==> flow/design.v <==
`timescale 1ns / 1ps
module sensory_neuron( clk, rst, d, th, start, y);
	input clk, rst, start;
	input [6:0] d, th;
	output reg y;
	reg [1:0] state, nextstate;
	reg [6:0] dReg, dNext;
	reg yHold;
	always@(posedge clk)
		if (rst)
		begin
			state <= 2'b00;
			dReg <= 7'b0;
			yHold <= 1'b0;
		end
		else
		begin
			state <= nextstate;
			dReg <= dNext;
			yHold <= y;
		end
	always@(*)
	begin
		dNext = dReg;
		y = yHold;
		case (state)
			2'b00: 
				begin
				dNext = 7'b0;
				nextstate = (start)? 2'b01: 2'b00;
				y = 1'b0;
				end
			2'b01:
				begin 
				dNext = d;
				nextstate = 2'b10;
				y = 1'b0;
				end
			2'b10:
				if( dReg == th)
					nextstate = 2'b11;
				else
					nextstate = 2'b00;
			2'b11:
				begin
				y = 1'b1;
				nextstate = 2'b00;
				end
		endcase
	end
endmodule 
`timescale 1ns / 1ps
module direction_ganglion(clk, rst, distance, start, dir, colrcode, flat);
	input clk, rst, start, dir;
	input [99:0] distance;
	output reg colrcode;
	output reg [6:0] flat;
	localparam [25:0] WAIT_LIMIT = 26'd7;
	reg [3:0] state, nextstate;
	reg [25:0] cnt, cntNext;
	reg [6:0] ascnt, ascntNext, dscnt, dscntNext; 
	reg [99:0] dReg, dRegNext, prevReg, prevRegNext;
	reg colrHold;
	reg [6:0] flatHold;
	always @(posedge clk)
	if (rst)
	begin
		state <= 4'b0000;
		cnt <= 26'b0;
		ascnt <= 7'b0;
		dscnt <= 7'b0;
		dReg <= 100'b0;
		prevReg <= 100'b0;
		colrHold <= 1'b0;
		flatHold <= 7'b0;
	end
	else
	begin
		colrHold <= colrcode;
		flatHold <= flat;
		state <= nextstate;
		cnt <= cntNext;
		ascnt <= ascntNext;
		dscnt <= dscntNext;
		dReg <= dRegNext;
		prevReg <= prevRegNext;
	end
	always @(*)
	begin
		cntNext = cnt;
		ascntNext = ascnt;
		dscntNext = dscnt;
		dRegNext = dReg;
		prevRegNext = prevReg;
		colrcode = colrHold;
		flat = flatHold;
		case(state)
			4'b0000:
			begin
				cntNext = 26'b0;
				ascntNext = 7'b0;
				dscntNext = 7'b0;
				dRegNext = 100'b0;
				prevRegNext = 100'b0;
				nextstate= (start)? 4'b0001:4'b0000; 
			end
			4'b0001:
			begin
				dRegNext = distance;
				nextstate = 4'b0010;
			end
			4'b0010:
			begin
				cntNext = cnt + 1;
				if(cnt < WAIT_LIMIT)
					nextstate = 4'b0010;
				else
					nextstate = 4'b0011;
			end
			4'b0011:
			begin
				prevRegNext = dReg;
				dRegNext = distance;
				cntNext = 26'b0;
				nextstate = 4'b0100;
			end
			4'b0100:
			begin
				if	(prevReg > dReg)
					nextstate = 4'b0101;
				else if (prevReg < dReg)
					nextstate = 4'b0110;
				else
					nextstate = 4'b0010;
			end
			4'b0101:
			begin
				dscntNext = dscnt + 1;
				nextstate = (start)? 4'b0010:4'b0111;
			end
			4'b0110:
			begin
				ascntNext = ascnt + 1;
				nextstate = (start)? 4'b0010:4'b0111;
			end
			4'b0111:
				nextstate = (dir)? 4'b1000:4'b1001;
			4'b1000:
			begin
				flat = ascnt;
				colrcode = 1'b1;
				nextstate = 4'b0000;
			end
			4'b1001:
			begin
				flat = dscnt;
				colrcode = 1'b0;
				nextstate = 4'b0000;
			end
			default: 
			begin
				nextstate = 4'b0000;
				cntNext = 26'b0;
				ascntNext = 7'b0;
				dscntNext = 7'b0;
				dRegNext = 100'b0;
				prevRegNext = 100'b0;
				flat = 7'b0;
				colrcode = 1'b0;
			end
		endcase
	end
endmodule
`timescale 1ns / 1ps
module inter_neuron(clk, rst, flat, th, mode, shape_code, wAddr, wE);
	input clk, rst, mode;
	input [6:0] th, flat;
	output reg wE;
	output reg [11:0] shape_code;
	output reg [4:0] wAddr;
	reg [4:0] state, nextstate, wAddrNext;
	reg [6:0] fReg, fRegNext;
	reg [11:0] shape_codeNext;
	reg wEHold;
	always @(posedge clk)
	if (rst)
	begin
		state <= 5'b00000;
		fReg <= 7'b0;
		wAddr <= 5'b0;
		shape_code <= 12'b0;
		wEHold <= 1'b0;
	end
	else
	begin
		wEHold <= wE;
		state <= nextstate;
		fReg <= fRegNext;
		wAddr <= wAddrNext;
		shape_code <= shape_codeNext;
	end
	always @(*)
	begin
		fRegNext = fReg;
		wAddrNext = wAddr;
		shape_codeNext = shape_code;
		wE = wEHold;
		case(state)
		5'b00000:
		begin
			fRegNext = 7'b0;
			nextstate = (mode)? 5'b00000:5'b00001;
			wE = 1'b0;
		end
		5'b00001:
		begin
			fRegNext = flat;
			nextstate = 5'b00010;
			wE = 1'b0;
		end
		5'b00010:
			if (fReg == th)
				nextstate = 5'b00011;
			else
				nextstate = 5'b00000;
		5'b00011:
			case(th)
				7'b1100100: nextstate = 5'b00100;
				7'b1011111: nextstate = 5'b00101;
				7'b1011010: nextstate = 5'b00110;
				7'b1010101: nextstate = 5'b00111;
				7'b1010000: nextstate = 5'b01000;
				7'b1001011: nextstate = 5'b01001;
				7'b1000110: nextstate = 5'b01010;
				7'b1000001: nextstate = 5'b01011;
				7'b0111100: nextstate = 5'b01100;
				7'b0110111: nextstate = 5'b01101;
				7'b0110010: nextstate = 5'b01110;
				7'b0101101: nextstate = 5'b01111;
				7'b0101000: nextstate = 5'b10000;
				7'b0100011: nextstate = 5'b10001;
				7'b0011110: nextstate = 5'b10010;
				7'b0011001: nextstate = 5'b10011;
				7'b0010100: nextstate = 5'b10100;
				7'b0001111: nextstate = 5'b10101;
				7'b0001010: nextstate = 5'b10110;
				7'b0000101: nextstate = 5'b10111;
				default: nextstate = 5'b00011;
			endcase
		5'b00100:
		begin
			shape_codeNext = {fReg, 5'b00000};
			wAddrNext = 5'b00000;
			wE = 1'b1;
			nextstate = 5'b00011;
		end
		5'b00101:
		begin
			shape_codeNext = {fReg, 5'b00001};
			wAddrNext = 5'b00001;
			wE = 1'b1;
			nextstate = 5'b00011;
		end
		5'b00110:
		begin
			shape_codeNext = {fReg, 5'b00010};
			wAddrNext = 5'b00010;
			wE = 1'b1;
			nextstate = 5'b00011;
		end
		5'b00111:
		begin
			shape_codeNext = {fReg, 5'b00011};
			wAddrNext = 5'b00011;
			wE = 1'b1;
			nextstate = 5'b00011;
		end
		5'b01000:
		begin
			shape_codeNext = {fReg, 5'b00100};
			wAddrNext = 5'b00100;
			wE = 1'b1;
			nextstate = 5'b00011;
		end
		5'b01001:
		begin
			shape_codeNext = {fReg, 5'b00101};
			wAddrNext = 5'b00101;
			wE = 1'b1;
			nextstate = 5'b00011;
		end
		5'b01010:
		begin
			shape_codeNext = {fReg, 5'b00110};
			wAddrNext = 5'b00110;
			wE = 1'b1;
			nextstate = 5'b00011;
		end
		5'b01011:
		begin
			shape_codeNext = {fReg, 5'b00111};
			wAddrNext = 5'b00111;
			wE = 1'b1;
			nextstate = 5'b00011;
		end
		5'b01100:
		begin
			shape_codeNext = {fReg, 5'b01000};
			wAddrNext = 5'b01000;
			wE = 1'b1;
			nextstate = 5'b00011;
		end
		5'b01101:
		begin
			shape_codeNext = {fReg, 5'b01001};
			wAddrNext = 5'b01001;
			wE = 1'b1;
			nextstate = 5'b00011;
		end
		5'b01110:
		begin
			shape_codeNext = {fReg, 5'b01010};
			wAddrNext = 5'b01010;
			wE = 1'b1;
			nextstate = 5'b00011;
		end
		5'b01111:
		begin
			shape_codeNext = {fReg, 5'b01011};
			wAddrNext = 5'b01011;
			wE = 1'b1;
			nextstate = 5'b00011;
		end
		5'b10000:
		begin
			shape_codeNext = {fReg, 5'b01100};
			wAddrNext = 5'b01100;
			wE = 1'b1;
			nextstate = 5'b00011;
		end
		5'b10001:
		begin
			shape_codeNext = {fReg, 5'b01101};
			wAddrNext = 5'b01101;
			wE = 1'b1;
			nextstate = 5'b00011;
		end
		5'b10010:
		begin
			shape_codeNext = {fReg, 5'b01110};
			wAddrNext = 5'b01110;
			wE = 1'b1;
			nextstate = 5'b00011;
		end
		5'b10011:
		begin
			shape_codeNext = {fReg, 5'b01111};
			wAddrNext = 5'b01111;
			wE = 1'b1;
			nextstate = 5'b00011;
		end
		5'b10100:
		begin
			shape_codeNext = {fReg, 5'b10000};
			wAddrNext = 5'b10000;
			wE = 1'b1;
			nextstate = 5'b00011;
		end
		5'b10101:
		begin
			shape_codeNext = {fReg, 5'b10001};
			wAddrNext = 5'b10001;
			wE = 1'b1;
			nextstate = 5'b00011;
		end
		5'b10110:
		begin
			shape_codeNext = {fReg, 5'b10010};
			wAddrNext = 5'b10010;
			wE = 1'b1;
			nextstate = 5'b00011;
		end
		5'b10111:
		begin
			shape_codeNext = {fReg, 5'b10011};
			wAddrNext = 5'b10011;
			wE = 1'b1;
			nextstate = 5'b00011;
		end
		default: 
		begin
			nextstate = 5'b00000;
			shape_codeNext = shape_code;
			wAddrNext = wAddr;
			wE = 1'b0;
			fRegNext = fReg;
		end
	endcase
	end
endmodule
`timescale 1ns / 1ps
module memory_neuron(clk, rst, WE1, WE2, WE3, WE4, WE5, 
							WE6, WE7, WE8, WE9, WE10, WE11, 
							WE12, WE13, WE14, WE15, WE16, WE17, 
							WE18, WE19, WE20, wAddr1, wAddr2, wAddr3, 
							wAddr4, wAddr5, wAddr6, wAddr7, wAddr8, 
							wAddr9, wAddr10, wAddr11, wAddr12, wAddr13, 
							wAddr14, wAddr15, wAddr16, wAddr17, wAddr18, 
							wAddr19, wAddr20, wData1, wData2, wData3, wData4, 
							wData5, wData6, wData7, wData8, wData9, wData10, 
							wData11, wData12, wData13, wData14, wData15, wData16, 
							wData17, wData18, wData19, wData20, rAddr1, rAddr2, 
							rData1, rData2);
	input clk, rst, WE1, WE2, WE3, WE4, WE5, 
			WE6, WE7, WE8, WE9, WE10, WE11, 
			WE12, WE13, WE14, WE15, WE16, WE17, 
			WE18, WE19, WE20;
	input [4:0] wAddr1, wAddr2, wAddr3, wAddr4, wAddr5, 
					wAddr6, wAddr7, wAddr8, wAddr9, wAddr10, 
					wAddr11, wAddr12, wAddr13, wAddr14, wAddr15, 
					wAddr16, wAddr17, wAddr18, wAddr19, wAddr20, 
					rAddr1, rAddr2;
	input [11:0] wData1, wData2, wData3, wData4, wData5, wData6, 
					 wData7, wData8, wData9, wData10, wData11, wData12, 
					 wData13, wData14, wData15, wData16, wData17, wData18, 
					 wData19, wData20;
	output [11:0] rData1, rData2;
	reg [11:0] mem[31:0];
	integer i;
	always@(posedge clk)
		if(rst)
			for (i = 0; i < 32; i = i + 1)
				mem[i] <= 12'b0;
		else if(WE1)
			mem[wAddr1] <= wData1;
		else if(WE2)
			mem[wAddr2] <= wData2;
		else if(WE3)
			mem[wAddr3] <= wData3;
		else if(WE4)
			mem[wAddr4] <= wData4;
		else if(WE5)
			mem[wAddr5] <= wData5;
		else if(WE6)
			mem[wAddr6] <= wData6;
		else if(WE7)
			mem[wAddr7] <= wData7;
		else if(WE8)
			mem[wAddr8] <= wData8;
		else if(WE9)
			mem[wAddr9] <= wData9;
		else if(WE10)
			mem[wAddr10] <= wData10;
		else if(WE11)
			mem[wAddr11] <= wData11;
		else if(WE12)
			mem[wAddr12] <= wData12;
		else if(WE13)
			mem[wAddr13] <= wData13;
		else if(WE14)
			mem[wAddr14] <= wData14;
		else if(WE15)
			mem[wAddr15] <= wData15;
		else if(WE16)
			mem[wAddr16] <= wData16;
		else if(WE17)
			mem[wAddr17] <= wData17;
		else if(WE18)
			mem[wAddr18] <= wData18;
		else if(WE19)
			mem[wAddr19] <= wData19;
		else if(WE20)
			mem[wAddr20] <= wData20;
		else 
			mem[wAddr20 + 1] <= wData1;
	assign rData1 = mem[rAddr1];
	assign rData2 = mem[rAddr2];
endmodule
`timescale 1ns / 1ps
module intelligent_stimuli_comparison_unit(clk, rst, E, asc, dsc, mode, read1, read2, colr1, colr2, colr, oe, dot_m, r_Addr1, r_Addr2);
	input clk, rst, E, mode, colr1, colr2;
	input [6:0] asc, dsc;
	input [11:0] read1, read2;
	output reg colr, oe;
	output reg [4:0] dot_m, r_Addr1, r_Addr2;
	reg [4:0] state, nextstate,  r_Addr1Next,  r_Addr2Next;
	reg [7:0] ascReg, ascRegNext, dscReg, dscRegNext, 
				 remReg1, remReg1Next, remReg2, remReg2Next;
	reg [27:0] cnt, cntNext;
	reg colrHold, oeHold;
	reg [4:0] dot_mHold;
	localparam [27:0] HOLD_LIMIT = 28'd5;
	always @(posedge clk)
	if (rst)
	begin
		state <= 5'b00000;
		ascReg <= 8'b0;
		dscReg <= 8'b0;
		remReg1 <= 8'b0;
		remReg2 <= 8'b0;
		cnt <= 28'b0;
		r_Addr1 <= 5'b0;
		r_Addr2 <= 5'b0;
		colrHold <= 1'b0;
		oeHold <= 1'b0;
		dot_mHold <= 5'b0;
	end
	else
	begin
		colrHold <= colr;
		oeHold <= oe;
		dot_mHold <= dot_m;
		state <= nextstate;
		ascReg <= ascRegNext;
		dscReg <= dscRegNext;
		remReg1 <= remReg1Next;
		remReg2 <= remReg2Next;
		cnt <= cntNext;
		r_Addr1 <= r_Addr1Next;
		r_Addr2 <= r_Addr2Next;
	end
	always @(*)
	begin
		nextstate = state;
		ascRegNext = ascReg;
		dscRegNext = dscReg;
		remReg1Next = remReg1;
		remReg2Next = remReg2;
		cntNext = cnt;
		r_Addr1Next = r_Addr1;
		r_Addr2Next = r_Addr2;
		colr = colrHold;
		oe = oeHold;
		dot_m = dot_mHold;
		case(state)
			5'b00000:
			begin
				ascRegNext = 8'b0;
				dscRegNext = 8'b0;
				cntNext = 28'b0;
				remReg1Next = 8'b0;
				remReg2Next = 8'b0;
				nextstate = (mode)? 5'b00001: 5'b00000;
			end
			5'b00001:
			begin
				ascRegNext = {1'b0, asc[6:0]};  
				dscRegNext = {1'b0, dsc[6:0]};
				nextstate = (E)? 5'b00010:5'b00011;
			end
			5'b00010:
			begin
				r_Addr1Next = 5'b0;
				r_Addr2Next = 5'b0;
				nextstate = 5'b00100;
			end
			5'b00011:
			begin
				r_Addr1Next = 5'b10100;
				r_Addr2Next = 5'b10100;
				nextstate = 5'b10001;
			end
			5'b00100:
			begin
				remReg1Next = ascReg - {1'b0, read1[11:5]};
				remReg2Next = dscReg - {1'b0, read2[11:5]};
				if ( !(r_Addr1 < 5'b10100) && !(r_Addr2 < 5'b10100))
					nextstate = 5'b00000;
				else if ( !(r_Addr1 < 5'b10100) && (r_Addr2 < 5'b10100))
					nextstate = 5'b01011;
				else if (r_Addr1 < 5'b10100)
					nextstate = 5'b00101;
				else
				 nextstate = 5'b00100;
			end
			5'b00101:
			if (remReg1[7] == 1)
				nextstate = 5'b00110;
			else if (remReg1 == 8'b00000000)
				nextstate = 5'b01000;
			else if (remReg1 > 8'b00000000)
				nextstate = 5'b01001;
			else
				nextstate = 5'b00101;
			5'b00110:
			begin
				r_Addr1Next = r_Addr1 + 1;
				nextstate = 5'b00111;
			end
			5'b00111:
			if (r_Addr1 < 5'b10100)
				nextstate = 5'b00101;
			else if (!(r_Addr1 < 5'b10100))
				nextstate = 5'b01011;
			else
				nextstate = 5'b00111;
			5'b01000:
			begin
				colr = colr1;
				dot_m = read1[4:0];
				cntNext = cnt + 1;
				oe = 1'b1;
				if (cnt < HOLD_LIMIT)
					nextstate = 5'b01000;
				else if (!(cnt < HOLD_LIMIT))
					nextstate = 5'b01010;
			end
			5'b01001:
			begin
				ascRegNext = remReg1;
				nextstate = 5'b00010;
			end
			5'b01010:
			begin
				oe = 1'b0;
				cntNext = 28'b0;
				if (r_Addr1 < 5'b10100)
					nextstate = 5'b00101;
				else if (!(r_Addr1 < 5'b10100))
					nextstate = 5'b01011;
				else 
					nextstate = 5'b01010;
			end
			5'b01011:
			if (remReg2[7] == 1)
				nextstate = 5'b01100;
			else if (remReg2 == 8'b00000000)
				nextstate = 5'b01110;
			else if (remReg2 > 8'b00000000)
				nextstate = 5'b01111;
			else
				nextstate = 5'b01011;
			5'b01100:
			begin
				r_Addr2Next = r_Addr2 + 1;
				nextstate = 5'b01101;
			end
			5'b01101:
			if (r_Addr2 < 5'b10100)
				nextstate = 5'b01011;
			else if (!(r_Addr2 < 5'b10100))
				nextstate = 5'b00000;
			else
				nextstate = 5'b01101;
			5'b01110:
			begin
				colr = colr2;
				dot_m = read2[4:0];
				cntNext = cnt + 1;
				oe = 1'b1;
				if (cnt < HOLD_LIMIT)
					nextstate = 5'b01110;
				else if (!(cnt < HOLD_LIMIT))
					nextstate = 5'b10000;
				else
					nextstate = 5'b01110;
			end
			5'b01111:
			begin
				dscRegNext = remReg2;
				r_Addr2Next = 5'b00000;
				nextstate = 5'b00100;
			end
			5'b10000:
			begin
				oe = 1'b0;
				cntNext = 28'b0;
				if (r_Addr2 < 5'b10100)
					nextstate = 5'b01011;
				else if (!(r_Addr2 < 5'b10100))
					nextstate = 5'b00000;
				else
					nextstate = 5'b10000;
			end
			5'b10001:
			begin
				remReg1Next = ascReg - {1'b0, read1[11:5]};
				remReg2Next = dscReg - {1'b0, read2[11:5]};
				cntNext = 28'b0;
				oe = 1'b0;
				if ((r_Addr1 == 5'b00000) && (r_Addr2 == 5'b00000))
					nextstate = 5'b00000;
				else if ((r_Addr1 == 5'b00000) && !(r_Addr2 == 5'b00000))
					nextstate = 5'b10110;
				else if ( !(r_Addr1 == 5'b00000))
					nextstate = 5'b10010;
				else
					nextstate = 5'b10001;
			end
			5'b10010:
			if (remReg1[7] > 8'b00000000)
				nextstate = 5'b10100;
			else if (remReg1 == 8'b00000000)
				nextstate = 5'b10011;
			else
				nextstate = 5'b10010;
			5'b10011:
			begin
				colr = colr1;
				dot_m = read1[4:0];
				oe = 1'b1;
				cntNext = cnt + 1;
				if (cnt < HOLD_LIMIT)
					nextstate = 5'b10011;
				else if (!(cnt < HOLD_LIMIT))
					nextstate = 5'b10110;
				else
					nextstate = 5'b10011;
			end
			5'b10100:
			begin
				colr = colr1;
				dot_m = read1[4:0];
				oe = 1'b1;
				r_Addr1Next = r_Addr1 - 1;
				ascRegNext = remReg1;
				nextstate = 5'b10101;
			end
			5'b10101:
			begin
				cntNext = cnt + 1;
				if (cnt < HOLD_LIMIT)
					nextstate = 5'b10101;
				else if ( !(cnt < HOLD_LIMIT) && r_Addr1 != 8'b00000000)
					nextstate = 5'b10001;
				else if ( cnt < HOLD_LIMIT && r_Addr1 == 8'b00000000)
					nextstate = 5'b10110;
			end
			5'b10110:
			begin
				cntNext = 28'b0;
				oe = 1'b0;
				if (remReg2 == 8'b00000000)
					nextstate = 5'b11000;
				else if (remReg2 > 8'b00000000)
					nextstate = 5'b10111;
				else 
					nextstate = 5'b10110;
			end
			5'b10111:
			begin
				colr = colr2;
				dot_m = read2[4:0];
				oe = 1'b1;
				r_Addr2Next = r_Addr2 - 1;
				dscRegNext = remReg2;
				nextstate = 5'b10101;
			end
			5'b11000:
			begin
				colr = colr2;
				dot_m = read2[4:0];
				oe = 1'b1;
				cntNext = cnt + 1;
				if (cnt < HOLD_LIMIT)
					nextstate = 5'b11000;
				else if (!(cnt < HOLD_LIMIT))
					nextstate = 5'b00000;
				else
					nextstate = 5'b11000;
			end
			5'b11001:
			begin
				cntNext = cnt + 1;
				if (cnt < HOLD_LIMIT)
					nextstate = 5'b11001;
				else if ( !(cnt < HOLD_LIMIT) && r_Addr2 == 8'b00000000)
					nextstate = 5'b00000;
				else if ( !(cnt < HOLD_LIMIT) && r_Addr2 != 8'b00000000)
					nextstate = 5'b10110;
				else
					nextstate = 5'b11001;
			end
			default:
			begin
				ascRegNext = 8'b0;
				dscRegNext = 8'b0;
				cntNext = 28'b0;
				remReg1Next = 8'b0;
				remReg2Next = 8'b0;
				r_Addr1Next = 5'b0;
				r_Addr2Next = 5'b0;
				colr = 1'b0;
				dot_m = 5'b0;
				oe = 1'b0;
			end
		endcase
	end
endmodule
`timescale 1ns / 1ps
module brain_m(clk, rst, distance, mode, start, E, color, OE, shape);
	input clk, rst, mode, start, E;
	input [6:0] distance;
	output color, OE;
	output [4:0] shape;
	wire [99:0] W1;
	wire W2, W3, W8, W13, W14, 
		  W15, W16, W17, W18, W19, 
		  W20, W21, W22, W23, W24, 
		  W25, W26, W27, W28, W29, 
		  W30, W31;
	wire [6:0] W4, W5;
	wire [11:0] W6, W51, W52, W53, 
					W54, W55, W56, W57, 
					W58, W59, W60, W61, 
					W62, W63, W64, W65, 
					W66, W67, W68, W69, 
					W11, W12;
	wire [4:0] W7, W32, W33, W34, W35, 
				  W36, W37, W38, W39, W40, 
				  W41, W42, W43, W44, W45, 
				  W46, W47, W48, W49, W50, 
				  W9, W10;
	sensory_neuron s1(clk, rst, distance, 7'b0000010, start, W1[0]);
	sensory_neuron s2(clk, rst, distance, 7'b0000011, start, W1[1]);
	sensory_neuron s3(clk, rst, distance, 7'b0000100, start, W1[2]);
	sensory_neuron s4(clk, rst, distance, 7'b0000101, start, W1[3]);
	sensory_neuron s5(clk, rst, distance, 7'b0000110, start, W1[4]);
	sensory_neuron s6(clk, rst, distance, 7'b0000111, start, W1[5]);
	sensory_neuron s7(clk, rst, distance, 7'b0001000, start, W1[6]);
	sensory_neuron s8(clk, rst, distance, 7'b0001001, start, W1[7]);
	sensory_neuron s9(clk, rst, distance, 7'b0001010, start, W1[8]);
	sensory_neuron s10(clk, rst, distance, 7'b0001011, start, W1[9]);
	sensory_neuron s11(clk, rst, distance, 7'b0001100, start, W1[10]);
	sensory_neuron s12(clk, rst, distance, 7'b0001101, start, W1[11]);
	sensory_neuron s13(clk, rst, distance, 7'b0001110, start, W1[12]);
	sensory_neuron s14(clk, rst, distance, 7'b0001111, start, W1[13]);
	sensory_neuron s15(clk, rst, distance, 7'b0010000, start, W1[14]);
	sensory_neuron s16(clk, rst, distance, 7'b0010001, start, W1[15]);
	sensory_neuron s17(clk, rst, distance, 7'b0010010, start, W1[16]);
	sensory_neuron s18(clk, rst, distance, 7'b0010011, start, W1[17]);
	sensory_neuron s19(clk, rst, distance, 7'b0010100, start, W1[18]);
	sensory_neuron s20(clk, rst, distance, 7'b0010101, start, W1[19]);
	sensory_neuron s21(clk, rst, distance, 7'b0010110, start, W1[20]);
	sensory_neuron s22(clk, rst, distance, 7'b0010111, start, W1[21]);
	sensory_neuron s23(clk, rst, distance, 7'b0011000, start, W1[22]);
	sensory_neuron s24(clk, rst, distance, 7'b0011001, start, W1[23]);
	sensory_neuron s25(clk, rst, distance, 7'b0011010, start, W1[24]);
	sensory_neuron s26(clk, rst, distance, 7'b0011011, start, W1[25]);
	sensory_neuron s27(clk, rst, distance, 7'b0011100, start, W1[26]);
	sensory_neuron s28(clk, rst, distance, 7'b0011101, start, W1[27]);
	sensory_neuron s29(clk, rst, distance, 7'b0011110, start, W1[28]);
	sensory_neuron s30(clk, rst, distance, 7'b0011111, start, W1[29]);
	sensory_neuron s31(clk, rst, distance, 7'b0100000, start, W1[30]);
	sensory_neuron s32(clk, rst, distance, 7'b0100001, start, W1[31]);
	sensory_neuron s33(clk, rst, distance, 7'b0100010, start, W1[32]);
	sensory_neuron s34(clk, rst, distance, 7'b0100011, start, W1[33]);
	sensory_neuron s35(clk, rst, distance, 7'b0100100, start, W1[34]);
	sensory_neuron s36(clk, rst, distance, 7'b0100101, start, W1[35]);
	sensory_neuron s37(clk, rst, distance, 7'b0100110, start, W1[36]);
	sensory_neuron s38(clk, rst, distance, 7'b0100111, start, W1[37]);
	sensory_neuron s39(clk, rst, distance, 7'b0101000, start, W1[38]);
	sensory_neuron s40(clk, rst, distance, 7'b0101001, start, W1[39]);
	sensory_neuron s41(clk, rst, distance, 7'b0101010, start, W1[40]);
	sensory_neuron s42(clk, rst, distance, 7'b0101011, start, W1[41]);
	sensory_neuron s43(clk, rst, distance, 7'b0101100, start, W1[42]);
	sensory_neuron s44(clk, rst, distance, 7'b0101101, start, W1[43]);
	sensory_neuron s45(clk, rst, distance, 7'b0101110, start, W1[44]);
	sensory_neuron s46(clk, rst, distance, 7'b0101111, start, W1[45]);
	sensory_neuron s47(clk, rst, distance, 7'b0110000, start, W1[46]);
	sensory_neuron s48(clk, rst, distance, 7'b0110001, start, W1[47]);
	sensory_neuron s49(clk, rst, distance, 7'b0110010, start, W1[48]);
	sensory_neuron s50(clk, rst, distance, 7'b0110011, start, W1[49]);
	sensory_neuron s51(clk, rst, distance, 7'b0110100, start, W1[50]);
	sensory_neuron s52(clk, rst, distance, 7'b0110101, start, W1[51]);
	sensory_neuron s53(clk, rst, distance, 7'b0110110, start, W1[52]);
	sensory_neuron s54(clk, rst, distance, 7'b0110111, start, W1[53]);
	sensory_neuron s55(clk, rst, distance, 7'b0111000, start, W1[54]);
	sensory_neuron s56(clk, rst, distance, 7'b0111001, start, W1[55]);
	sensory_neuron s57(clk, rst, distance, 7'b0111010, start, W1[56]);
	sensory_neuron s58(clk, rst, distance, 7'b0111011, start, W1[57]);
	sensory_neuron s59(clk, rst, distance, 7'b0111100, start, W1[58]);
	sensory_neuron s60(clk, rst, distance, 7'b0111101, start, W1[59]);
	sensory_neuron s61(clk, rst, distance, 7'b0111110, start, W1[60]);
	sensory_neuron s62(clk, rst, distance, 7'b0111111, start, W1[61]);
	sensory_neuron s63(clk, rst, distance, 7'b1000000, start, W1[62]);
	sensory_neuron s64(clk, rst, distance, 7'b1000001, start, W1[63]);
	sensory_neuron s65(clk, rst, distance, 7'b1000010, start, W1[64]);
	sensory_neuron s66(clk, rst, distance, 7'b1000011, start, W1[65]);
	sensory_neuron s67(clk, rst, distance, 7'b1000100, start, W1[66]);
	sensory_neuron s68(clk, rst, distance, 7'b1000101, start, W1[67]);
	sensory_neuron s69(clk, rst, distance, 7'b1000110, start, W1[68]);
	sensory_neuron s70(clk, rst, distance, 7'b1000111, start, W1[69]);
	sensory_neuron s71(clk, rst, distance, 7'b1001000, start, W1[70]);
	sensory_neuron s72(clk, rst, distance, 7'b1001001, start, W1[71]);
	sensory_neuron s73(clk, rst, distance, 7'b1001010, start, W1[72]);
	sensory_neuron s74(clk, rst, distance, 7'b1001011, start, W1[73]);
	sensory_neuron s75(clk, rst, distance, 7'b1001100, start, W1[74]);
	sensory_neuron s76(clk, rst, distance, 7'b1001101, start, W1[75]);
	sensory_neuron s77(clk, rst, distance, 7'b1001110, start, W1[76]);
	sensory_neuron s78(clk, rst, distance, 7'b1001111, start, W1[77]);
	sensory_neuron s79(clk, rst, distance, 7'b1010000, start, W1[78]);
	sensory_neuron s80(clk, rst, distance, 7'b1010001, start, W1[79]);
	sensory_neuron s81(clk, rst, distance, 7'b1010010, start, W1[80]);
	sensory_neuron s82(clk, rst, distance, 7'b1010011, start, W1[81]);
	sensory_neuron s83(clk, rst, distance, 7'b1010100, start, W1[82]);
	sensory_neuron s84(clk, rst, distance, 7'b1010101, start, W1[83]);
	sensory_neuron s85(clk, rst, distance, 7'b1010110, start, W1[84]);
	sensory_neuron s86(clk, rst, distance, 7'b1010111, start, W1[85]);
	sensory_neuron s87(clk, rst, distance, 7'b1011000, start, W1[86]);
	sensory_neuron s88(clk, rst, distance, 7'b1011001, start, W1[87]);
	sensory_neuron s89(clk, rst, distance, 7'b1011010, start, W1[88]);
	sensory_neuron s90(clk, rst, distance, 7'b1011011, start, W1[89]);
	sensory_neuron s91(clk, rst, distance, 7'b1011100, start, W1[90]);
	sensory_neuron s92(clk, rst, distance, 7'b1011101, start, W1[91]);
	sensory_neuron s93(clk, rst, distance, 7'b1011110, start, W1[92]);
	sensory_neuron s94(clk, rst, distance, 7'b1011111, start, W1[93]);
	sensory_neuron s95(clk, rst, distance, 7'b1100000, start, W1[94]);
	sensory_neuron s96(clk, rst, distance, 7'b1100001, start, W1[95]);
	sensory_neuron s97(clk, rst, distance, 7'b1100010, start, W1[96]);
	sensory_neuron s98(clk, rst, distance, 7'b1100011, start, W1[97]);
	sensory_neuron s99(clk, rst, distance, 7'b1100100, start, W1[98]);
	sensory_neuron s100(clk, rst, distance, 7'b1100101, start, W1[99]);
	direction_ganglion d1(clk, rst, W1, start, 1'b1, W2, W4);
	direction_ganglion d2(clk, rst, W1, start, 1'b0, W3, W5);
	inter_neuron in1(clk, rst, W5, 7'b1100100, mode, W6, W7, W8);
	inter_neuron in2(clk, rst, W5, 7'b1011111, mode, W51, W32, W13);
	inter_neuron in3(clk, rst, W5, 7'b1011010, mode, W52, W33, W14);
	inter_neuron in4(clk, rst, W5, 7'b1010101, mode, W53, W34, W15);
	inter_neuron in5(clk, rst, W5, 7'b1010000, mode, W54, W35, W16);
	inter_neuron in6(clk, rst, W5, 7'b1001011, mode, W55, W36, W17);
	inter_neuron in7(clk, rst, W5, 7'b1000110, mode, W56, W37, W18);
	inter_neuron in8(clk, rst, W5, 7'b1000001, mode, W57, W38, W19);
	inter_neuron in9(clk, rst, W5, 7'b0111100, mode, W58, W39, W20);
	inter_neuron in10(clk, rst, W5, 7'b0110111, mode, W59, W40, W21);
	inter_neuron in11(clk, rst, W5, 7'b0110010, mode, W60, W41, W22);
	inter_neuron in12(clk, rst, W5, 7'b0101101, mode, W61, W42, W23);
	inter_neuron in13(clk, rst, W5, 7'b0101000, mode, W62, W43, W24);
	inter_neuron in14(clk, rst, W5, 7'b0100011, mode, W63, W44, W25);
	inter_neuron in15(clk, rst, W5, 7'b0011110, mode, W64, W45, W26);
	inter_neuron in16(clk, rst, W5, 7'b0011001, mode, W65, W46, W27);
	inter_neuron in17(clk, rst, W5, 7'b0010100, mode, W66, W47, W28);
	inter_neuron in18(clk, rst, W5, 7'b0001111, mode, W67, W48, W29);
	inter_neuron in19(clk, rst, W5, 7'b0001010, mode, W68, W49, W30);
	inter_neuron in20(clk, rst, W5, 7'b0000101, mode, W69, W50, W31);
	memory_neuron m(clk, rst, W8, W13, W14, W15, W16, W17, W18, W19, 
						W20, W21, W22, W23, W24, W25, W26, W27, W28, 
						W29, W30, W31, W7, W32, W33, W34, W35, W36, 
						W37, W38, W39, W40, W41, W42, W43, W44, W45, 
						W46, W47, W48, W49, W50, W6, W51, W52, W53, 
						W54, W55, W56, W57, W58, W59, W60, W61, W62, 
						W63, W64, W65, W66, W67, W68, W69, W9, W10, 
						W11, W12);
	intelligent_stimuli_comparison_unit iscu(clk, rst, E, W4, W5, mode, W11, W12, W2, W3, color, OE, shape, W9, W10);
endmodule
Subject: tool reports on brain_m

Hi,

Tool chain data of brain_m --
Module brain_m before and after one edit of its RTL, step after step. "unedited" refers to lines of the RTL above, "edited" to lines of the edited file. "difference" is "edited" less "unedited", of the values as shown; "rel. change" is that difference over "unedited", in percent. Operators: Yosys type, input widths -> output width; for muxes data width and select width s. Cell names lack the library's common part. A cell with -- has no value.
Inputs: top brain_m, clock clk, library sky130hd, corner tt_025C_1v80

The edit --
Unified diff, file above to edited file. The edit is scripted, without regard to the design's behaviour, which it may alter; it was not made to optimise anything.
begin of diff
@@ -916,5 +916,12 @@
 	inter_neuron in1(clk, rst, W5, 7'b1100100, mode, W6, W7, W8);
 	inter_neuron in2(clk, rst, W5, 7'b1011111, mode, W51, W32, W13);
-	inter_neuron in3(clk, rst, W5, 7'b1011010, mode, W52, W33, W14);
+	wire [11:0] W52_0, W52_1;
+	wire W14_0, W14_1;
+	wire [4:0] W33_0, W33_1;
+	inter_neuron in3(clk, rst, W5, 7'b1011010, mode, W52_0, W33_0, W14_0);
+	inter_neuron in3_x (clk, rst, W5, 7'b1011010, ~mode, W52_1, W33_1, W14_1);
+	assign W52 = W52_0 ^ W52_1;
+	assign W14 = W14_0 ^ W14_1;
+	assign W33 = W33_0 ^ W33_1;
 	inter_neuron in4(clk, rst, W5, 7'b1010101, mode, W53, W34, W15);
 	inter_neuron in5(clk, rst, W5, 7'b1010000, mode, W54, W35, W16);
end of diff

Word-level counts --
Source: Yosys, flattened and elaborated, memories not mapped. Widths are those after wreduce. Print and check cells do not count. Yosys's memory passes give these memory sizes; they may raise the number of words (mostly to a power of two), join words into wider ones and drop unused or constant bits.
Bit counts:
- bits in read-only memories | unedited 0, edited 0, difference 0
- memories kept | unedited 1, edited 1, difference 0, rel. change 0.00%
- output and inout port bits | unedited 7, edited 7, difference 0, rel. change 0.00%
- input port bits | unedited 12, edited 12, difference 0, rel. change 0.00%
- flip-flop bits (word level) | unedited 2186, edited 2216, difference +30, rel. change +1.37%
- latch bits | unedited 0, edited 0, difference 0
- RAM bits | unedited 384, edited 384, difference 0, rel. change 0.00%
Operators by class:
- reductions and logical operators | unedited 478, edited 483, difference +5, rel. change +1.05%
- multiplexer cells | unedited 1405, edited 1411, difference +6, rel. change +0.43%
- multiply operators | unedited 0, edited 0, difference 0
- order comparisons | unedited 12, edited 12, difference 0, rel. change 0.00%
- shifts and indexed selects | unedited 0, edited 0, difference 0
- add/sub/neg operators | unedited 14, edited 14, difference 0, rel. change 0.00%
- equality and inequality tests | unedited 924, edited 948, difference +24, rel. change +2.60%
- div/mod/pow operators | unedited 0, edited 0, difference 0
- bitwise logic cells | unedited 0, edited 3, difference +3
Operators by type and width:
- $eq 5x5->1 const B | unedited 170, edited 178, difference +8, rel. change +4.71%
- $eq 5x4->1 const B | unedited 168, edited 176, difference +8, rel. change +4.76%
- $eq 5x3->1 const B | unedited 84, edited 88, difference +4, rel. change +4.76%
- $eq 5x2->1 const B | unedited 42, edited 44, difference +2, rel. change +4.76%
- $reduce_or 2->1 | unedited 231, edited 232, difference +1, rel. change +0.43%
- $pmux 7 s2 | unedited 124, edited 125, difference +1, rel. change +0.81%
- $mux 2 | unedited 122, edited 123, difference +1, rel. change +0.82%
- $eq 7x7->1 const B | unedited 46, edited 47, difference +1, rel. change +2.17%
- $logic_not 5->1 | unedited 23, edited 24, difference +1, rel. change +4.35%
- $pmux 1 s2 | unedited 23, edited 24, difference +1, rel. change +4.35%
- $eq 5x1->1 const B | unedited 21, edited 22, difference +1, rel. change +4.76%
- $reduce_or 20->1 | unedited 21, edited 22, difference +1, rel. change +4.76%
- $pmux 12 s20 | unedited 20, edited 21, difference +1, rel. change +5.00%
- $pmux 5 s20 | unedited 20, edited 21, difference +1, rel. change +5.00%
- $pmux 5 s5 | unedited 20, edited 21, difference +1, rel. change +5.00%
- $reduce_bool 2->1 | unedited 20, edited 21, difference +1, rel. change +5.00%
- $reduce_bool 20->1 | unedited 20, edited 21, difference +1, rel. change +5.00%
- $xor 1x1->1 | unedited 0, edited 1, difference +1
- $xor 12x12->12 | unedited 0, edited 1, difference +1
- $xor 5x5->5 | unedited 0, edited 1, difference +1
Operator kinds equal on both sides are left out: 60.

Logic depth --
Longest topological path by Yosys (ltp), each cell counted once; first at word level (registers and memories cut), then after technology mapping (sequential cells cut; the memories' decode and read muxes count).
Logic depth:
- word-level depth | unedited 27, edited 28, difference +1, rel. change +3.70%
- ABC_AREA | unedited 0, edited 0
- depth in mapped cells | unedited 18, edited 17, difference -1, rel. change -5.56%
- mapped depth without buffers | unedited 15, edited 14, difference -1, rel. change -6.67%

Synthesis result --
Yosys stat after the flow's synthesis: flattened, memories mapped to cells. It holds for the ABC_AREA given above (unset counts as 0); a run with the other value may have another netlist.
Synthesis totals:
- synthesis area (sq um) | unedited 106208.1, edited 106788.7, difference +580.6, rel. change +0.55%
- standard cells after synthesis | unedited 10918, edited 10888, difference -30, rel. change -0.27%
- mapped flip-flops | unedited 2616, edited 2637, difference +21, rel. change +0.80%
Cell types:
- nand2_1 | unedited 303, edited 206, difference -97, rel. change -32.01%
- a21oi_1 | unedited 1467, edited 1406, difference -61, rel. change -4.16%
- a22o_1 | unedited 151, edited 207, difference +56, rel. change +37.09%
- nor3_1 | unedited 70, edited 92, difference +22, rel. change +31.43%
- dfxtp_1 | unedited 2232, edited 2253, difference +21, rel. change +0.94%
- or3_1 | unedited 36, edited 20, difference -16, rel. change -44.44%
- clkbuf_2 | unedited 16, edited 0, difference -16, rel. change -100.00%
- a21o_1 | unedited 80, edited 66, difference -14, rel. change -17.50%
- xnor2_1 | unedited 23, edited 35, difference +12, rel. change +52.17%
- mux2i_1 | unedited 174, edited 185, difference +11, rel. change +6.32%
- o21ai_0 | unedited 814, edited 824, difference +10, rel. change +1.23%
- nor3b_1 | unedited 265, edited 275, difference +10, rel. change +3.77%
- clkbuf_1 | unedited 631, edited 640, difference +9, rel. change +1.43%
- nand4_1 | unedited 102, edited 111, difference +9, rel. change +8.82%
- xor2_1 | unedited 56, edited 64, difference +8, rel. change +14.29%
- buf_2 | unedited 29, edited 21, difference -8, rel. change -27.59%
- a211oi_1 | unedited 28, edited 36, difference +8, rel. change +28.57%
- nand3_1 | unedited 792, edited 799, difference +7, rel. change +0.88%
Cell types equal on both sides are left out: 12. The list need not be complete. By module: a second synthesis without flattening, with its own total; a netlist apart from the flattened one above.
Second synthesis, totals:
- cells (unflattened synthesis) | unedited 15596, edited 15839, difference +243, rel. change +1.56%
- area (unflattened synthesis) (sq um) | unedited 142603.0, edited 144776.4, difference +2173.4, rel. change +1.52%
Each row is one instance without its submodules.
Modules, unedited:
- sensory_neuron | sequential area 240.2 sq um, instances 100, cells 55, area 490.5 sq um
- inter_neuron | sequential area 880.8 sq um, instances 20, cells 224, area 2011.9 sq um
- direction_ganglion | sequential area 5165.0 sq um, instances 2, cells 1534, area 12099.1 sq um
- memory_neuron | sequential area 11531.1 sq um, instances 1, cells 1915, area 23787.8 sq um
- intelligent_stimuli_comparison_unit | sequential area 2062.0 sq um, instances 1, cells 631, area 5323.9 sq um
- brain_m | sequential area 0.0 sq um, instances 1, cells 2, area 7.5 sq um
Modules, edited:
- sensory_neuron | sequential area 240.2 sq um, instances 100, cells 55, area 490.5 sq um
- inter_neuron | sequential area 880.8 sq um, instances 21, cells 224, area 2011.9 sq um
- direction_ganglion | sequential area 5165.0 sq um, instances 2, cells 1534, area 12099.1 sq um
- memory_neuron | sequential area 11531.1 sq um, instances 1, cells 1915, area 23787.8 sq um
- intelligent_stimuli_comparison_unit | sequential area 2062.0 sq um, instances 1, cells 631, area 5323.9 sq um
- brain_m | sequential area 0.0 sq um, instances 1, cells 21, area 168.9 sq um

Timing after synthesis --
Path of least setup slack by OpenSTA after synthesis, without wires, with an ideal clock, recovery checks aside; 20% of the period is set as input and as output delay. Where synthesis merged equal registers, the netlist keeps one of their names.
Timing path post-synthesis:
- kind | unedited input port to flip-flop, edited input port to flip-flop
- start | unedited input rst, edited input rst
- end | unedited memory m.mem[19][0], edited memory m.mem[15][0]
- period (ps) | unedited 10000, edited 10000, difference 0, rel. change 0.00%
- buffers on the path | unedited 3, edited 3, difference 0, rel. change 0.00%
- driving pins on the path | unedited 12, edited 12, difference 0, rel. change 0.00%
- path slack (ps) | unedited 5245, edited 5232, difference -13
- path delay (ps) | unedited 2754, edited 2768, difference +14, rel. change +0.51%
- setup time (ps) | unedited 350, edited 350, difference 0
- time at the first pin (ps) | unedited 2000, edited 2000, difference 0, rel. change 0.00%
- arrival time (ps) | unedited 4404, edited 4418, difference +14, rel. change +0.32%
- period reached after synthesis (ps) | unedited 4755, edited 4768, difference +13, rel. change +0.27%
"path delay" = arrival - input delay + setup time. "driving pins on the path" counts driving pins, that of a launching flip-flop among them; a cell with two outputs on the path counts twice. "period reached after synthesis" = period - worst setup slack (recovery checks aside). The figure is calculated, with input and output delays left at 20% of the set period. The rows between start and end are the longest chain of elaborated cells between them; the timing report does not say that the signal goes this way. Where chains are equally long, one stands for them. A line is the first line of the expression or statement that the cell stems from. Yosys adds cells for indexed reads and writes and turns some case tables into memories. unedited: Only ways into the end's enable, where the timed path ends, are counted here.
On the way, post-synthesis, unedited: path through nor2_1 > and4_1 > nand4_4 > or4_1 > buf_2 > o2111a_1 > o21ai_2 > a21o_1 > buf_6 > o2111ai_2 > buf_6 > nand2_1, cells in the longest elaborated chain 22
Ends and longest elaborated chain, post-synthesis, unedited:
- start: declaration | RTL line 792 | input clk, rst, mode, start, E;
- $mux 1 | RTL line 431 | if(rst)
- $reduce_or 12->1
- $mux 5 (20 in a row)
- end: declaration | RTL line 428 | reg [11:0] mem[31:0];
edited: Only ways into the end's enable, where the timed path ends, are counted here.
On the way, post-synthesis, edited: path through nor2_1 > and4_1 > buf_2 > nand3_1 > buf_2 > nor4_2 > o21ai_1 > and2_1 > a211oi_2 > nand3_1 > buf_2 > nand2_1, cells in the longest elaborated chain 22
Ends and longest elaborated chain, post-synthesis, edited:
- start: declaration | RTL line 792 | input clk, rst, mode, start, E;
- $mux 1 | RTL line 431 | if(rst)
- $reduce_or 12->1
- $mux 5 (20 in a row)
- end: declaration | RTL line 428 | reg [11:0] mem[31:0];

Timing after layout --
From the final timing report of each run of pair 1: the path of least setup slack in the routed layout; clock arrival at registers is part of the times. The report prints the path's times to 10 ps; the period is as set.
Timing path after layout:
- kind | unedited flip-flop to output port, edited flip-flop to output port
- start | unedited register (name not given), edited register (name not given)
- end | unedited output shape[0], edited output shape[4]
- period (ps) | unedited 10000, edited 10000, difference 0, rel. change 0.00%
- buffers on the path | unedited 2, edited 2, difference 0, rel. change 0.00%
- driving pins on the path | unedited 7, edited 7, difference 0, rel. change 0.00%
- time at the first pin (ps) | unedited 820, edited 840, difference +20, rel. change +2.44%
- path slack (ps) | unedited 3380, edited 3580, difference +200
- arrival time (ps) | unedited 4620, edited 4420, difference -200, rel. change -4.33%
On the way, after layout, unedited: path through dfxtp_4 > buf_4 > mux4_2 > mux4_2 > mux2i_1 > o221ai_1 > clkdlybuf4s50_1
Ends and longest elaborated chain, after layout, unedited:
- end: declaration | RTL line 795 | output [4:0] shape;
unedited: Chain of elaborated cells between the ends: none given.
On the way, after layout, edited: path through dfxtp_4 > buf_4 > mux4_2 > mux4_2 > mux2i_1 > o221ai_1 > clkdlybuf4s50_1
Ends and longest elaborated chain, after layout, edited:
- end: declaration | RTL line 795 | output [4:0] shape;
edited: Chain of elaborated cells between the ends: none given.

Measured runs --
Both versions went through the flow (Yosys, OpenROAD) with the same settings in each pair. Constraints: input delay and output delay 20% of the set period each, output load 0.01 pF.
Flow settings, pair 1: CORE_UTILIZATION 40, PLACE_DENSITY 0.6, period_ns 10.0, CAP_MARGIN 20, CORE_MARGIN 2, SLEW_MARGIN 20
Measured results, pair 1:
- total design power (µW) | unedited 23408, edited 23137, difference -271, rel. change -1.16%
- area of the synthesized netlist (sq um) | unedited 106208.1, edited 106788.7, difference +580.6, rel. change +0.55%
- final design utilization (%) | unedited 44.8, edited 44.8, difference 0.0
- worst hold slack (ps) | unedited 419, edited 397, difference -22
- standard-cell area after routing (sq um) | unedited 118659.0, edited 118897.0, difference +238.0, rel. change +0.20%
- total die area (sq um) | unedited 269657.0, edited 271123.0, difference +1466.0, rel. change +0.54%
- post-route setup TNS (ps) | unedited 0, edited 0, difference 0
- smallest setup slack (ps) | unedited 3383, edited 3580, difference +197
- achieved period (ps) | unedited 6617, edited 6420, difference -197, rel. change -2.98%
Flow settings, pair 2: CAP_MARGIN 20, CELL_PAD_IN_SITES_GLOBAL_PLACEMENT 2, CORE_UTILIZATION 26, CTS_CLUSTER_DIAMETER 54, HOLD_SLACK_MARGIN 0.28, SETUP_SLACK_MARGIN 1.3, SLEW_MARGIN 25, period_ns 5.54, CORE_MARGIN 2
Measured results, pair 2:
- total design power (µW) | unedited 46771, edited 46632, difference -139, rel. change -0.30%
- area of the synthesized netlist (sq um) | unedited 106208.1, edited 106788.7, difference +580.6, rel. change +0.55%
- final design utilization (%) | unedited 30.8, edited 30.7, difference -0.1
- worst hold slack (ps) | unedited 423, edited 405, difference -18
- standard-cell area after routing (sq um) | unedited 125325.0, edited 125773.0, difference +448.0, rel. change +0.36%
- total die area (sq um) | unedited 413623.0, edited 415870.0, difference +2247.0, rel. change +0.54%
- post-route setup TNS (ps) | unedited 0, edited 0, difference 0
- smallest setup slack (ps) | unedited 1186, edited 1250, difference +64
- achieved period (ps) | unedited 4354, edited 4290, difference -64, rel. change -1.47%
"achieved period" is the run's clock period less its worst setup slack. It is reckoned from that one timing run; input and output delays stay at 20% of the period that was set. "total design power" is the tool's figure for a default switching activity; nothing was simulated.

Regards
